==> flow/design.v <==
module DirectMappedCache #( parameter       BLOCK_SIZE = 32,
                            parameter       NUM_OF_BLOCKS_PER_LINE = 4,
                            parameter       NUM_OF_CACHE_LINES = 4,
                            parameter       ADDRESS_SIZE = 32
                            )
(
input rst_n_i, clk_i, read_i, write_i, write_line_i, read_line_i,
input [ADDRESS_SIZE - 1: 0] address_i,
input [BLOCK_SIZE - 1: 0] data_i,
input [NUM_OF_BLOCKS_PER_LINE*BLOCK_SIZE - 1 : 0] line_i,  
output reg [BLOCK_SIZE - 1: 0] data_o,
output reg [NUM_OF_BLOCKS_PER_LINE*BLOCK_SIZE - 1 : 0] line_o,
output reg [ADDRESS_SIZE - 1: 0]                        address_o,
output reg hit_o, read_flush_o, read_fetch_o, write_flush_o, write_fetch_o
);
reg rst_n_reg, read_reg, write_reg, write_line_reg, read_line_reg;
reg [ADDRESS_SIZE - 1: 0] address_reg;
reg [BLOCK_SIZE - 1: 0] data_i_reg;
reg [NUM_OF_BLOCKS_PER_LINE*BLOCK_SIZE - 1 : 0] line_i_reg;
localparam BLOCK_OFFSET_LENGTH = $clog2(NUM_OF_BLOCKS_PER_LINE);
localparam INDEX_LENGTH = $clog2(NUM_OF_CACHE_LINES);
localparam TAG_LENGTH = ADDRESS_SIZE - BLOCK_OFFSET_LENGTH - INDEX_LENGTH;
localparam DIRTY_BIT = 1'b1;  
localparam VALID_BIT = 1'b1;  
localparam CACHE_LINE_LENGTH = DIRTY_BIT + VALID_BIT + TAG_LENGTH + NUM_OF_BLOCKS_PER_LINE * BLOCK_SIZE;
localparam DIRTY_BIT_INDEX = CACHE_LINE_LENGTH - 1;
localparam VALID_BIT_INDEX = CACHE_LINE_LENGTH - 1 - DIRTY_BIT;
localparam TAG_INDEX = CACHE_LINE_LENGTH -1 - DIRTY_BIT - VALID_BIT;
wire [BLOCK_OFFSET_LENGTH - 1: 0] block_offset;
wire [INDEX_LENGTH - 1: 0] index;
wire [TAG_LENGTH - 1: 0] tag;
reg  [CACHE_LINE_LENGTH - 1: 0] cache [NUM_OF_CACHE_LINES - 1: 0];  
integer i;
assign index = address_reg[INDEX_LENGTH + BLOCK_OFFSET_LENGTH - 1 -: INDEX_LENGTH];
assign block_offset = address_reg[BLOCK_OFFSET_LENGTH - 1 -: BLOCK_OFFSET_LENGTH];
assign tag = address_reg[ADDRESS_SIZE - 1 -: TAG_LENGTH];
always @(posedge clk_i) begin
     rst_n_reg <= rst_n_i;
     read_reg <= read_i;
     write_reg <= write_i;
     write_line_reg <= write_line_i;
     read_line_reg <= read_line_i;
     address_reg <= address_i;
     data_i_reg <= data_i;
     line_i_reg <= line_i;
end
always @(posedge clk_i ) begin  
    if(!rst_n_reg) begin
        hit_o <= 0;
        read_flush_o <= 0;
        read_fetch_o <= 0;
        write_flush_o <= 0;
        write_fetch_o <= 0;
        for(i = 0; i < NUM_OF_CACHE_LINES; i = i + 1) begin
            cache[i][VALID_BIT_INDEX] <= 0;
        end
    end
    hit_o <= 0;
    read_flush_o <= 0;
    read_fetch_o <= 0;
    write_flush_o <= 0;
    write_fetch_o <= 0;
    if(read_reg) begin 
        if(cache[index][VALID_BIT_INDEX] && cache[index][TAG_INDEX -: TAG_LENGTH] == tag) begin
            hit_o <= 1;
            data_o <= cache[index][block_offset*BLOCK_SIZE + BLOCK_SIZE - 1 -: BLOCK_SIZE];
        end
        else if(cache[index][VALID_BIT_INDEX] && cache[index][DIRTY_BIT_INDEX] && !(cache[index][TAG_INDEX -: TAG_LENGTH] == tag)) begin
            read_flush_o <= 1;
        end
        else if(cache[index][VALID_BIT_INDEX] && !cache[index][DIRTY_BIT_INDEX] && !(cache[index][TAG_INDEX -: TAG_LENGTH] == tag)) begin
            read_fetch_o <= 1;
        end
        else if(!cache[index][VALID_BIT_INDEX]) begin
            read_fetch_o <= 1;
        end
    end
    if(write_reg) begin
        if(cache[index][VALID_BIT_INDEX] && cache[index][TAG_INDEX -: TAG_LENGTH] == tag) begin
            hit_o <= 1;
            read_flush_o <= 0;
            read_fetch_o <= 0;
            write_flush_o <= 0;
            write_fetch_o <= 0;
            cache[index][ DIRTY_BIT_INDEX ] <= 1;
            cache[index][ block_offset*BLOCK_SIZE + BLOCK_SIZE - 1 -: BLOCK_SIZE] <= data_i_reg;
        end
        else if(cache[index][VALID_BIT_INDEX] && cache[index][DIRTY_BIT_INDEX] && !(cache[index][TAG_INDEX -: TAG_LENGTH] == tag)) begin
            hit_o <= 0;
            read_flush_o <= 0;
            read_fetch_o <= 0;
            write_flush_o <= 1;
            write_fetch_o <= 0;
        end
        else if(cache[index][VALID_BIT_INDEX] && !cache[index][DIRTY_BIT_INDEX] && !(cache[index][TAG_INDEX -: TAG_LENGTH] == tag)) begin
            hit_o <= 0;
            read_flush_o <= 0;
            read_fetch_o <= 0;
            write_flush_o <= 0;
            write_fetch_o <= 1;
        end
        else if(!cache[index][VALID_BIT_INDEX]) begin
            hit_o <= 0;
            read_flush_o <= 0;
            read_fetch_o <= 0;
            write_flush_o <= 0;
            write_fetch_o <= 1;
        end
        else begin
            hit_o <= 0;
            read_flush_o <= 0;
            read_fetch_o <= 0;
            write_flush_o <= 0;
            write_fetch_o <= 0;
        end
    end
    if(write_line_reg) begin
        cache[index] <= {1'b0, 1'b1, tag, line_i_reg};
    end
    if(read_line_reg) begin
        hit_o <= 1;
        read_flush_o <= 0;
        read_fetch_o <= 0;
        write_flush_o <= 0;
        write_fetch_o <= 0;
        line_o <= cache[index][(TAG_INDEX - TAG_LENGTH) -: NUM_OF_BLOCKS_PER_LINE*BLOCK_SIZE];
        address_o <= { cache[index][ TAG_INDEX -: TAG_LENGTH ], index, {BLOCK_OFFSET_LENGTH{1'b0}}};
    end
end
endmodule
module DMC_Controller #(
                            parameter       BLOCK_SIZE = 32,
                            parameter       NUM_OF_BLOCKS_PER_LINE = 4,
                            parameter       NUM_OF_CACHE_LINES = 4,
                            parameter       ADDRESS_SIZE = 32
)
(
input                                                   clk_i,
input                                                   rst_n_i,
input                                                   write_i,
input                                                   read_i,
input                                                   hit_i,
input                                                   start_from_CPU_i,
input                                                   read_flush_i,
input                                                   read_fetch_i,
input                                                   write_flush_i,
input                                                   write_fetch_i,
input       [ADDRESS_SIZE - 1: 0]                       address_from_CPU_i,
input       [ADDRESS_SIZE - 1: 0]                       address_from_cache_i,
input       [BLOCK_SIZE - 1: 0]                         data_from_CPU_i,
input       [BLOCK_SIZE - 1: 0]                         data_from_cache_i,
input       [BLOCK_SIZE - 1: 0]                         data_from_memory_i,
input       [NUM_OF_BLOCKS_PER_LINE*BLOCK_SIZE - 1: 0]  line_i,
output  reg [BLOCK_SIZE - 1: 0]                         data_to_CPU_o,
output  reg [BLOCK_SIZE - 1: 0]                         data_to_cache_o,
output  reg [BLOCK_SIZE - 1: 0]                         data_to_memory_o,
output  reg [NUM_OF_BLOCKS_PER_LINE*BLOCK_SIZE - 1: 0]  line_o,
output  reg [ADDRESS_SIZE - 1: 0]                       address_to_cache_o,
output  reg [ADDRESS_SIZE - 1: 0]                       address_to_memory_o,
output  reg                                             ready_to_CPU_o,
output  reg                                             mem_read_o,
output  reg                                             mem_write_o,
output  reg                                             read_o,
output  reg                                             read_line_o,
output  reg                                             write_o,
output  reg                                             write_line_o
        );
localparam HIT = 0;
localparam READ_FLUSH = 1;
localparam READ_FETCH = 2;
localparam WRITE_FLUSH = 3;
localparam WRITE_FETCH = 4;
localparam READY = 0;
localparam READ = 1;
localparam READ_RESPONSE = 2;
localparam WRITE = 3;
localparam WRITE_RESPONSE = 4;
localparam FLUSH_CACHE_LINE = 5;
localparam READ_LINE = 6;
localparam WRITE_TO_MEM = 7;
localparam READ_FROM_MEM = 8;
localparam WAIT_MEM_READ = 9;
localparam RECEIVE_FROM_MEM = 10;
localparam WRITE_LINE = 11;
reg [$clog2(NUM_OF_BLOCKS_PER_LINE): 0] block_count;
reg [NUM_OF_BLOCKS_PER_LINE*BLOCK_SIZE - 1: 0] local_line;
reg [ADDRESS_SIZE - 1: 0] address_reg, address_from_cache_reg;
reg [BLOCK_SIZE - 1: 0] data_from_CPU_reg, data_from_cache_reg;
reg read_reg, write_reg;
reg [5:0] state;
wire [4:0] response;  
wire [ADDRESS_SIZE - 1: 0] line_address = {address_reg[ADDRESS_SIZE - 1: $clog2(NUM_OF_BLOCKS_PER_LINE)], {$clog2(NUM_OF_BLOCKS_PER_LINE){1'b0}}};
integer i;
always@(posedge clk_i) begin
    if(!rst_n_i) begin
        state <= READY;
        ready_to_CPU_o <= 0;
        mem_read_o <= 0;
        mem_write_o <= 0;
        read_o <= 0;
        read_line_o <= 0;
        write_o <= 0;
        write_line_o <= 0;
    end
    else
    case(state)
        READY: begin
            data_to_CPU_o <= data_from_cache_reg;  
            ready_to_CPU_o <= 1;
            if(start_from_CPU_i) begin
                address_reg <= address_from_CPU_i;
                data_from_CPU_reg <= data_from_CPU_i;
                read_reg <= read_i;
                write_reg <= write_i;
                ready_to_CPU_o <= 0;
                block_count <= 0;
                if(read_i) begin
                    state <= READ;
                end
                else if(write_i) begin
                    state <= WRITE;
                end
                else begin  
                    state <= READY;
                    $display("START RECEIEVED FROM CPU WITH NO INSTRUCTION");
                end
            end
        end
        READ: begin
            read_o <= 1;
            address_to_cache_o <= address_reg;
            state <= READ_RESPONSE;
            write_line_o <= 0;
        end
        READ_RESPONSE: begin
            read_o <= 0;
            if(hit_i == 1) begin
                data_from_cache_reg <= data_from_cache_i;
                state <= READY;
            end
            else if(read_flush_i == 1) begin
                state <= FLUSH_CACHE_LINE;
            end
            else if(read_fetch_i == 1) begin
                state <= READ_FROM_MEM;
            end
            else begin
                state <= READ_RESPONSE;
            end
        end
        WRITE: begin
            data_to_cache_o <= data_from_CPU_reg;
            write_o <= 1;
            address_to_cache_o <= address_reg;
            write_line_o <= 0;
            state <= WRITE_RESPONSE;
        end
        WRITE_RESPONSE: begin
            write_o <= 0;
            if(hit_i == 1) begin
                state <= READY;
            end
            else if(write_flush_i == 1) begin
                state <= FLUSH_CACHE_LINE;
            end
            else if(write_fetch_i == 1) begin
                state <= READ_FROM_MEM;
            end
            else begin
                state <= WRITE_RESPONSE;
            end
        end
        FLUSH_CACHE_LINE: begin
            address_to_cache_o <= address_reg;
            read_line_o <= 1;
            state <= READ_LINE;
        end
        READ_LINE: begin
            read_line_o <= 0;
            if(hit_i == 1) begin
                local_line <= line_i;
                address_from_cache_reg <= address_from_cache_i;
                state <= WRITE_TO_MEM;
            end
        end
        WRITE_TO_MEM: begin
            block_count <= block_count + 1;
            if(block_count < NUM_OF_BLOCKS_PER_LINE) begin  
                mem_write_o <= 1;
                data_to_memory_o <= local_line[block_count*BLOCK_SIZE + BLOCK_SIZE  - 1 -: BLOCK_SIZE];   
                address_to_memory_o <= (address_from_cache_reg + block_count);
            end
            else begin
                block_count <= 0;
                mem_write_o <= 0;
                state <= READ_FROM_MEM;
            end
        end
        READ_FROM_MEM: begin
            mem_read_o <= 1;
            address_to_memory_o <= (line_address + block_count);
            state <= WAIT_MEM_READ;
        end
        WAIT_MEM_READ: begin
            mem_read_o <= 0;
            state <= RECEIVE_FROM_MEM;
        end
        RECEIVE_FROM_MEM: begin
            if(block_count < NUM_OF_BLOCKS_PER_LINE)
                local_line[(block_count * BLOCK_SIZE) + BLOCK_SIZE - 1 -: BLOCK_SIZE]  <= data_from_memory_i;
            block_count <= block_count + 1;
            if(block_count < NUM_OF_BLOCKS_PER_LINE) begin
                state <= READ_FROM_MEM;
            end
            else begin
                block_count <= 0;
                state <= WRITE_LINE;
            end
        end
        WRITE_LINE: begin
            line_o <= local_line;
            write_line_o <= 1;
            address_to_cache_o <= address_reg;
            if(read_reg) begin
                state <= READ;
            end
            else if(write_reg) begin
                state <= WRITE;
            end
            else begin
                $display("GOT TO WRITE_LINE WITH INVALID INSTRUCTION");
                state <= READY;
            end
        end
    endcase
end
endmodule
module dmc_top (
    input         clk_i,
    input         rst_n_i,
    input         start_i,
    input         read_i,
    input         write_i,
    input  [31:0] address_i,
    input  [31:0] data_i,
    output [31:0] data_o,
    output        ready_o,
    output        mem_read_o,
    output        mem_write_o,
    output [31:0] mem_address_o,
    output [31:0] mem_data_o,
    input  [31:0] mem_data_i
);
localparam BLOCK_SIZE = 32;
localparam NUM_OF_BLOCKS_PER_LINE = 4;
localparam NUM_OF_CACHE_LINES = 4;
localparam ADDRESS_SIZE = 32;
localparam LINE_SIZE = NUM_OF_BLOCKS_PER_LINE * BLOCK_SIZE;
wire hit, read_flush, read_fetch, write_flush, write_fetch;
wire cache_read, cache_write, cache_read_line, cache_write_line;
wire [BLOCK_SIZE - 1: 0]   data_from_cache, data_to_cache;
wire [ADDRESS_SIZE - 1: 0] address_from_cache, address_to_cache;
wire [LINE_SIZE - 1: 0]    line_from_cache, line_to_cache;
DMC_Controller #(.BLOCK_SIZE(BLOCK_SIZE), .NUM_OF_BLOCKS_PER_LINE(NUM_OF_BLOCKS_PER_LINE),
                 .NUM_OF_CACHE_LINES(NUM_OF_CACHE_LINES), .ADDRESS_SIZE(ADDRESS_SIZE)) controller (
    .clk_i(clk_i),
    .rst_n_i(rst_n_i),
    .write_i(write_i),
    .read_i(read_i),
    .hit_i(hit),
    .start_from_CPU_i(start_i),
    .read_flush_i(read_flush),
    .read_fetch_i(read_fetch),
    .write_flush_i(write_flush),
    .write_fetch_i(write_fetch),
    .address_from_CPU_i(address_i),
    .address_from_cache_i(address_from_cache),
    .data_from_CPU_i(data_i),
    .data_from_cache_i(data_from_cache),
    .data_from_memory_i(mem_data_i),
    .line_i(line_from_cache),
    .data_to_CPU_o(data_o),
    .data_to_cache_o(data_to_cache),
    .data_to_memory_o(mem_data_o),
    .line_o(line_to_cache),
    .address_to_cache_o(address_to_cache),
    .address_to_memory_o(mem_address_o),
    .ready_to_CPU_o(ready_o),
    .mem_read_o(mem_read_o),
    .mem_write_o(mem_write_o),
    .read_o(cache_read),
    .read_line_o(cache_read_line),
    .write_o(cache_write),
    .write_line_o(cache_write_line)
);
DirectMappedCache #(.BLOCK_SIZE(BLOCK_SIZE), .NUM_OF_BLOCKS_PER_LINE(NUM_OF_BLOCKS_PER_LINE),
                    .NUM_OF_CACHE_LINES(NUM_OF_CACHE_LINES), .ADDRESS_SIZE(ADDRESS_SIZE)) cache (
    .rst_n_i(rst_n_i),
    .clk_i(clk_i),
    .read_i(cache_read),
    .write_i(cache_write),
    .write_line_i(cache_write_line),
    .read_line_i(cache_read_line),
    .address_i(address_to_cache),
    .data_i(data_to_cache),
    .line_i(line_to_cache),
    .data_o(data_from_cache),
    .line_o(line_from_cache),
    .address_o(address_from_cache),
    .hit_o(hit),
    .read_flush_o(read_flush),
    .read_fetch_o(read_fetch),
    .write_flush_o(write_flush),
    .write_fetch_o(write_fetch)
);
endmodule
# Reports on dmc_top
# Each step is given for the RTL above and for the edited RTL.
# "before" refers to lines of the RTL above, "after" to lines of the edited file.
# "change": "after" minus "before" as printed here. "rel_change_pct": 100 x difference / "before".
# A cell with -- has no value.
[inputs] design="dmc_top" clk_port="clk_i" lib="sky130hd" lib_corner="tt_025C_1v80"

# Diff
# The edit as a unified diff against the file above.
# This change comes from a script, not from a designer. The edited design behaves differently; no optimisation was intended.
# begin of diff
@@ -156,5 +156,5 @@
 output  reg [BLOCK_SIZE - 1: 0]                         data_to_memory_o,
 output  reg [NUM_OF_BLOCKS_PER_LINE*BLOCK_SIZE - 1: 0]  line_o,
-output  reg [ADDRESS_SIZE - 1: 0]                       address_to_cache_o,
+output  reg [ADDRESS_SIZE - 2: 0]                       address_to_cache_o,
 output  reg [ADDRESS_SIZE - 1: 0]                       address_to_memory_o,
 output  reg                                             ready_to_CPU_o,
# end of diff

# Word level
# Yosys after proc, flatten, opt, wreduce and memory -nomap, before mapping. Print and check cells are not counted. Equal cells are merged and count once.
# Yosys's memory passes give these memory sizes; they may raise the number of words (mostly to a power of two), join words into wider ones and drop unused or constant bits.
[bits] item="ram_bits" before=632 after=632 change=0 rel_change_pct=0.00
[bits] item="out_inout_bits" before=99 after=99 change=0 rel_change_pct=0.00
[bits] item="mem_count" before=1 after=1 change=0 rel_change_pct=0.00
[bits] item="in_bits" before=101 after=101 change=0 rel_change_pct=0.00
[bits] item="elab_cells" before=492 after=492 change=0 rel_change_pct=0.00
[bits] item="register_bits" before=952 after=950 change=-2 rel_change_pct=-0.21
[classes] item="eq_ne" before=17 after=17 change=0 rel_change_pct=0.00
[classes] item="addsub" before=12 after=12 change=0 rel_change_pct=0.00
[classes] item="shifts" before=6 after=6 change=0 rel_change_pct=0.00
[classes] item="mux" before=218 after=218 change=0 rel_change_pct=0.00
[classes] item="reduce_logical" before=35 after=35 change=0 rel_change_pct=0.00
[classes] item="cmp" before=1 after=1 change=0 rel_change_pct=0.00
[classes] item="bitwise" before=164 after=164 change=0 rel_change_pct=0.00
[op_table] operator="== test 28 bit" before=1 after=0 change=-1 rel_change_pct=-100.00
[op_table] operator="== test 28 x 27 -> 1 bit" before=0 after=1 change=1
# Unchanged operator kinds not shown: 51.

# Logic depth
# Depth = most cells in a row (Yosys ltp): at word level without a register or memory, in the mapped netlist without a sequential cell, where the memories' decode and read muxes count.
[depth] item="ltp_word" before=11 after=11 change=0 rel_change_pct=0.00
[depth] item="ABC_AREA" before="0" after="0"
[depth] item="mapped_depth" before=15 after=16 change=1 rel_change_pct=6.67
[depth] item="mapped_depth_nobuf" before=10 after=10 change=0 rel_change_pct=0.00

# Mapped cells and area
# Source: synth_stat.txt of the flow (Yosys; design flattened, memories mapped). It holds for the ABC_AREA given above (unset counts as 0); a run with the other value may have another netlist.
[types] type="sky130_fd_sc_hd__nand2_1" before=35 after=208 change=173 rel_change_pct=494.29
[types] type="sky130_fd_sc_hd__o21ai_0" before=6 after=143 change=137 rel_change_pct=2283.33
[types] type="sky130_fd_sc_hd__a22o_1" before=133 after=5 change=-128 rel_change_pct=-96.24
[types] type="sky130_fd_sc_hd__o21ai_1" before=0 after=18 change=18
[types] type="sky130_fd_sc_hd__nand4_1" before=8 after=25 change=17 rel_change_pct=212.50
[types] type="sky130_fd_sc_hd__clkbuf_1" before=106 after=91 change=-15 rel_change_pct=-14.15
[types] type="sky130_fd_sc_hd__mux4_2" before=218 after=206 change=-12 rel_change_pct=-5.50
[types] type="sky130_fd_sc_hd__mux2i_1" before=115 after=127 change=12 rel_change_pct=10.43
[types] type="sky130_fd_sc_hd__a21oi_1" before=149 after=138 change=-11 rel_change_pct=-7.38
[types] type="sky130_fd_sc_hd__buf_4" before=0 after=10 change=10
[types] type="sky130_fd_sc_hd__buf_2" before=19 after=27 change=8 rel_change_pct=42.11
[types] type="sky130_fd_sc_hd__buf_1" before=17 after=25 change=8 rel_change_pct=47.06
[types] type="sky130_fd_sc_hd__and3_1" before=8 after=16 change=8 rel_change_pct=100.00
[types] type="sky130_fd_sc_hd__a221oi_1" before=0 after=8 change=8
[types] type="sky130_fd_sc_hd__xnor2_1" before=38 after=44 change=6 rel_change_pct=15.79
[types] type="sky130_fd_sc_hd__nand3_1" before=22 after=28 change=6 rel_change_pct=27.27
[types] type="sky130_fd_sc_hd__nor2_1" before=157 after=152 change=-5 rel_change_pct=-3.18
[types] type="sky130_fd_sc_hd__and2_1" before=42 after=38 change=-4 rel_change_pct=-9.52
# Unchanged cell types not shown: 9.
# The list need not be complete.
[synth_totals] item="synth_area_um2" before=57203.6 after=57622.8 change=419.2 rel_change_pct=0.73
[synth_totals] item="flip_flops" before=1590 after=1588 change=-2 rel_change_pct=-0.13
[synth_totals] item="seq_area_um2" before=45493.6 after=45443.6 change=-50.0 rel_change_pct=-0.11
[synth_totals] item="stdcells" before=2870 after=3115 change=245 rel_change_pct=8.54
[synth_totals] item="buf_cells" before=145 after=157 change=12 rel_change_pct=8.28
# By module: a second synthesis without flattening, with its own total; a netlist apart from the flattened one above.
[hier_totals] item="hier_cells" before=2903 after=2903 change=0 rel_change_pct=0.00
[hier_totals] item="hier_area_um2" before=57782.9 after=57756.6 change=-26.3 rel_change_pct=-0.05
# Each row is one instance without its submodules.
[modules_before] mod="DirectMappedCache" instances=1 mod_area_um2=35250.1 n_cells=1554
[modules_before] mod="DMC_Controller" instances=1 mod_area_um2=22532.9 n_cells=1349
[modules_before] mod="dmc_top" instances=1 mod_area_um2=0.0 n_cells=0
[modules_after] mod="DirectMappedCache" instances=1 mod_area_um2=35250.1 n_cells=1554
[modules_after] mod="DMC_Controller" instances=1 mod_area_um2=22502.8 n_cells=1348
[modules_after] mod="dmc_top" instances=1 mod_area_um2=3.8 n_cells=1

# Measured runs
# Runs of the flow (Yosys, OpenROAD) on both versions; the two runs of a pair have the same settings. The constraints put input and output delay at 20% of the set period each and load the outputs with 0.01 pF.
[settings_pair_1] CORE_UTILIZATION=40 period_ns=4.19 CAP_MARGIN=20 CORE_MARGIN=2 SLEW_MARGIN=20
[measured_pair_1] item="fin_ws_ns" before=0.350 after=0.568 change=0.218
[measured_pair_1] item="yosys_chip_area_um2" before=57203.6 after=57622.8 change=419.2 rel_change_pct=0.73
[measured_pair_1] item="final_power_uw" before=32703 after=32064 change=-639 rel_change_pct=-1.95
[measured_pair_1] item="post_route_stdcell_area_um2" before=68052.8 after=68111.6 change=58.8 rel_change_pct=0.09
[measured_pair_1] item="hold_worst_slack_ns" before=0.329 after=0.321 change=-0.008
[measured_pair_1] item="final_die_area_um2" before=146050.0 after=147111.0 change=1061.0 rel_change_pct=0.73
[measured_pair_1] item="fin_util_pct" before=48.0 after=47.5 change=-0.5
[measured_pair_1] item="final_setup_tns_ns" before=0.000 after=0.000 change=0.000
[settings_pair_2] ABC_AREA=1 CORE_MARGIN=2 CORE_UTILIZATION=57 GPL_TIMING_DRIVEN=1 MAX_ROUTING_LAYER="met4" PLACE_DENSITY_LB_ADDON=0.25 SETUP_SLACK_MARGIN=0.85 SLEW_MARGIN=15 period_ns=5.97 CAP_MARGIN=20
[measured_pair_2] item="fin_ws_ns" before=1.498 after=1.446 change=-0.052
[measured_pair_2] item="yosys_chip_area_um2" before=58098.2 after=58050.7 change=-47.5 rel_change_pct=-0.08
[measured_pair_2] item="final_power_uw" before=22477 after=22348 change=-129 rel_change_pct=-0.57
[measured_pair_2] item="post_route_stdcell_area_um2" before=67223.2 after=67025.5 change=-197.7 rel_change_pct=-0.29
[measured_pair_2] item="hold_worst_slack_ns" before=0.331 after=0.318 change=-0.013
[measured_pair_2] item="final_die_area_um2" before=104497.0 after=104413.0 change=-84.0 rel_change_pct=-0.08
[measured_pair_2] item="fin_util_pct" before=66.3 after=66.1 change=-0.2
[measured_pair_2] item="final_setup_tns_ns" before=0.000 after=0.000 change=0.000
# "final_power_uw" rests on the timing tool's default activity at the inputs, not on a simulated workload.
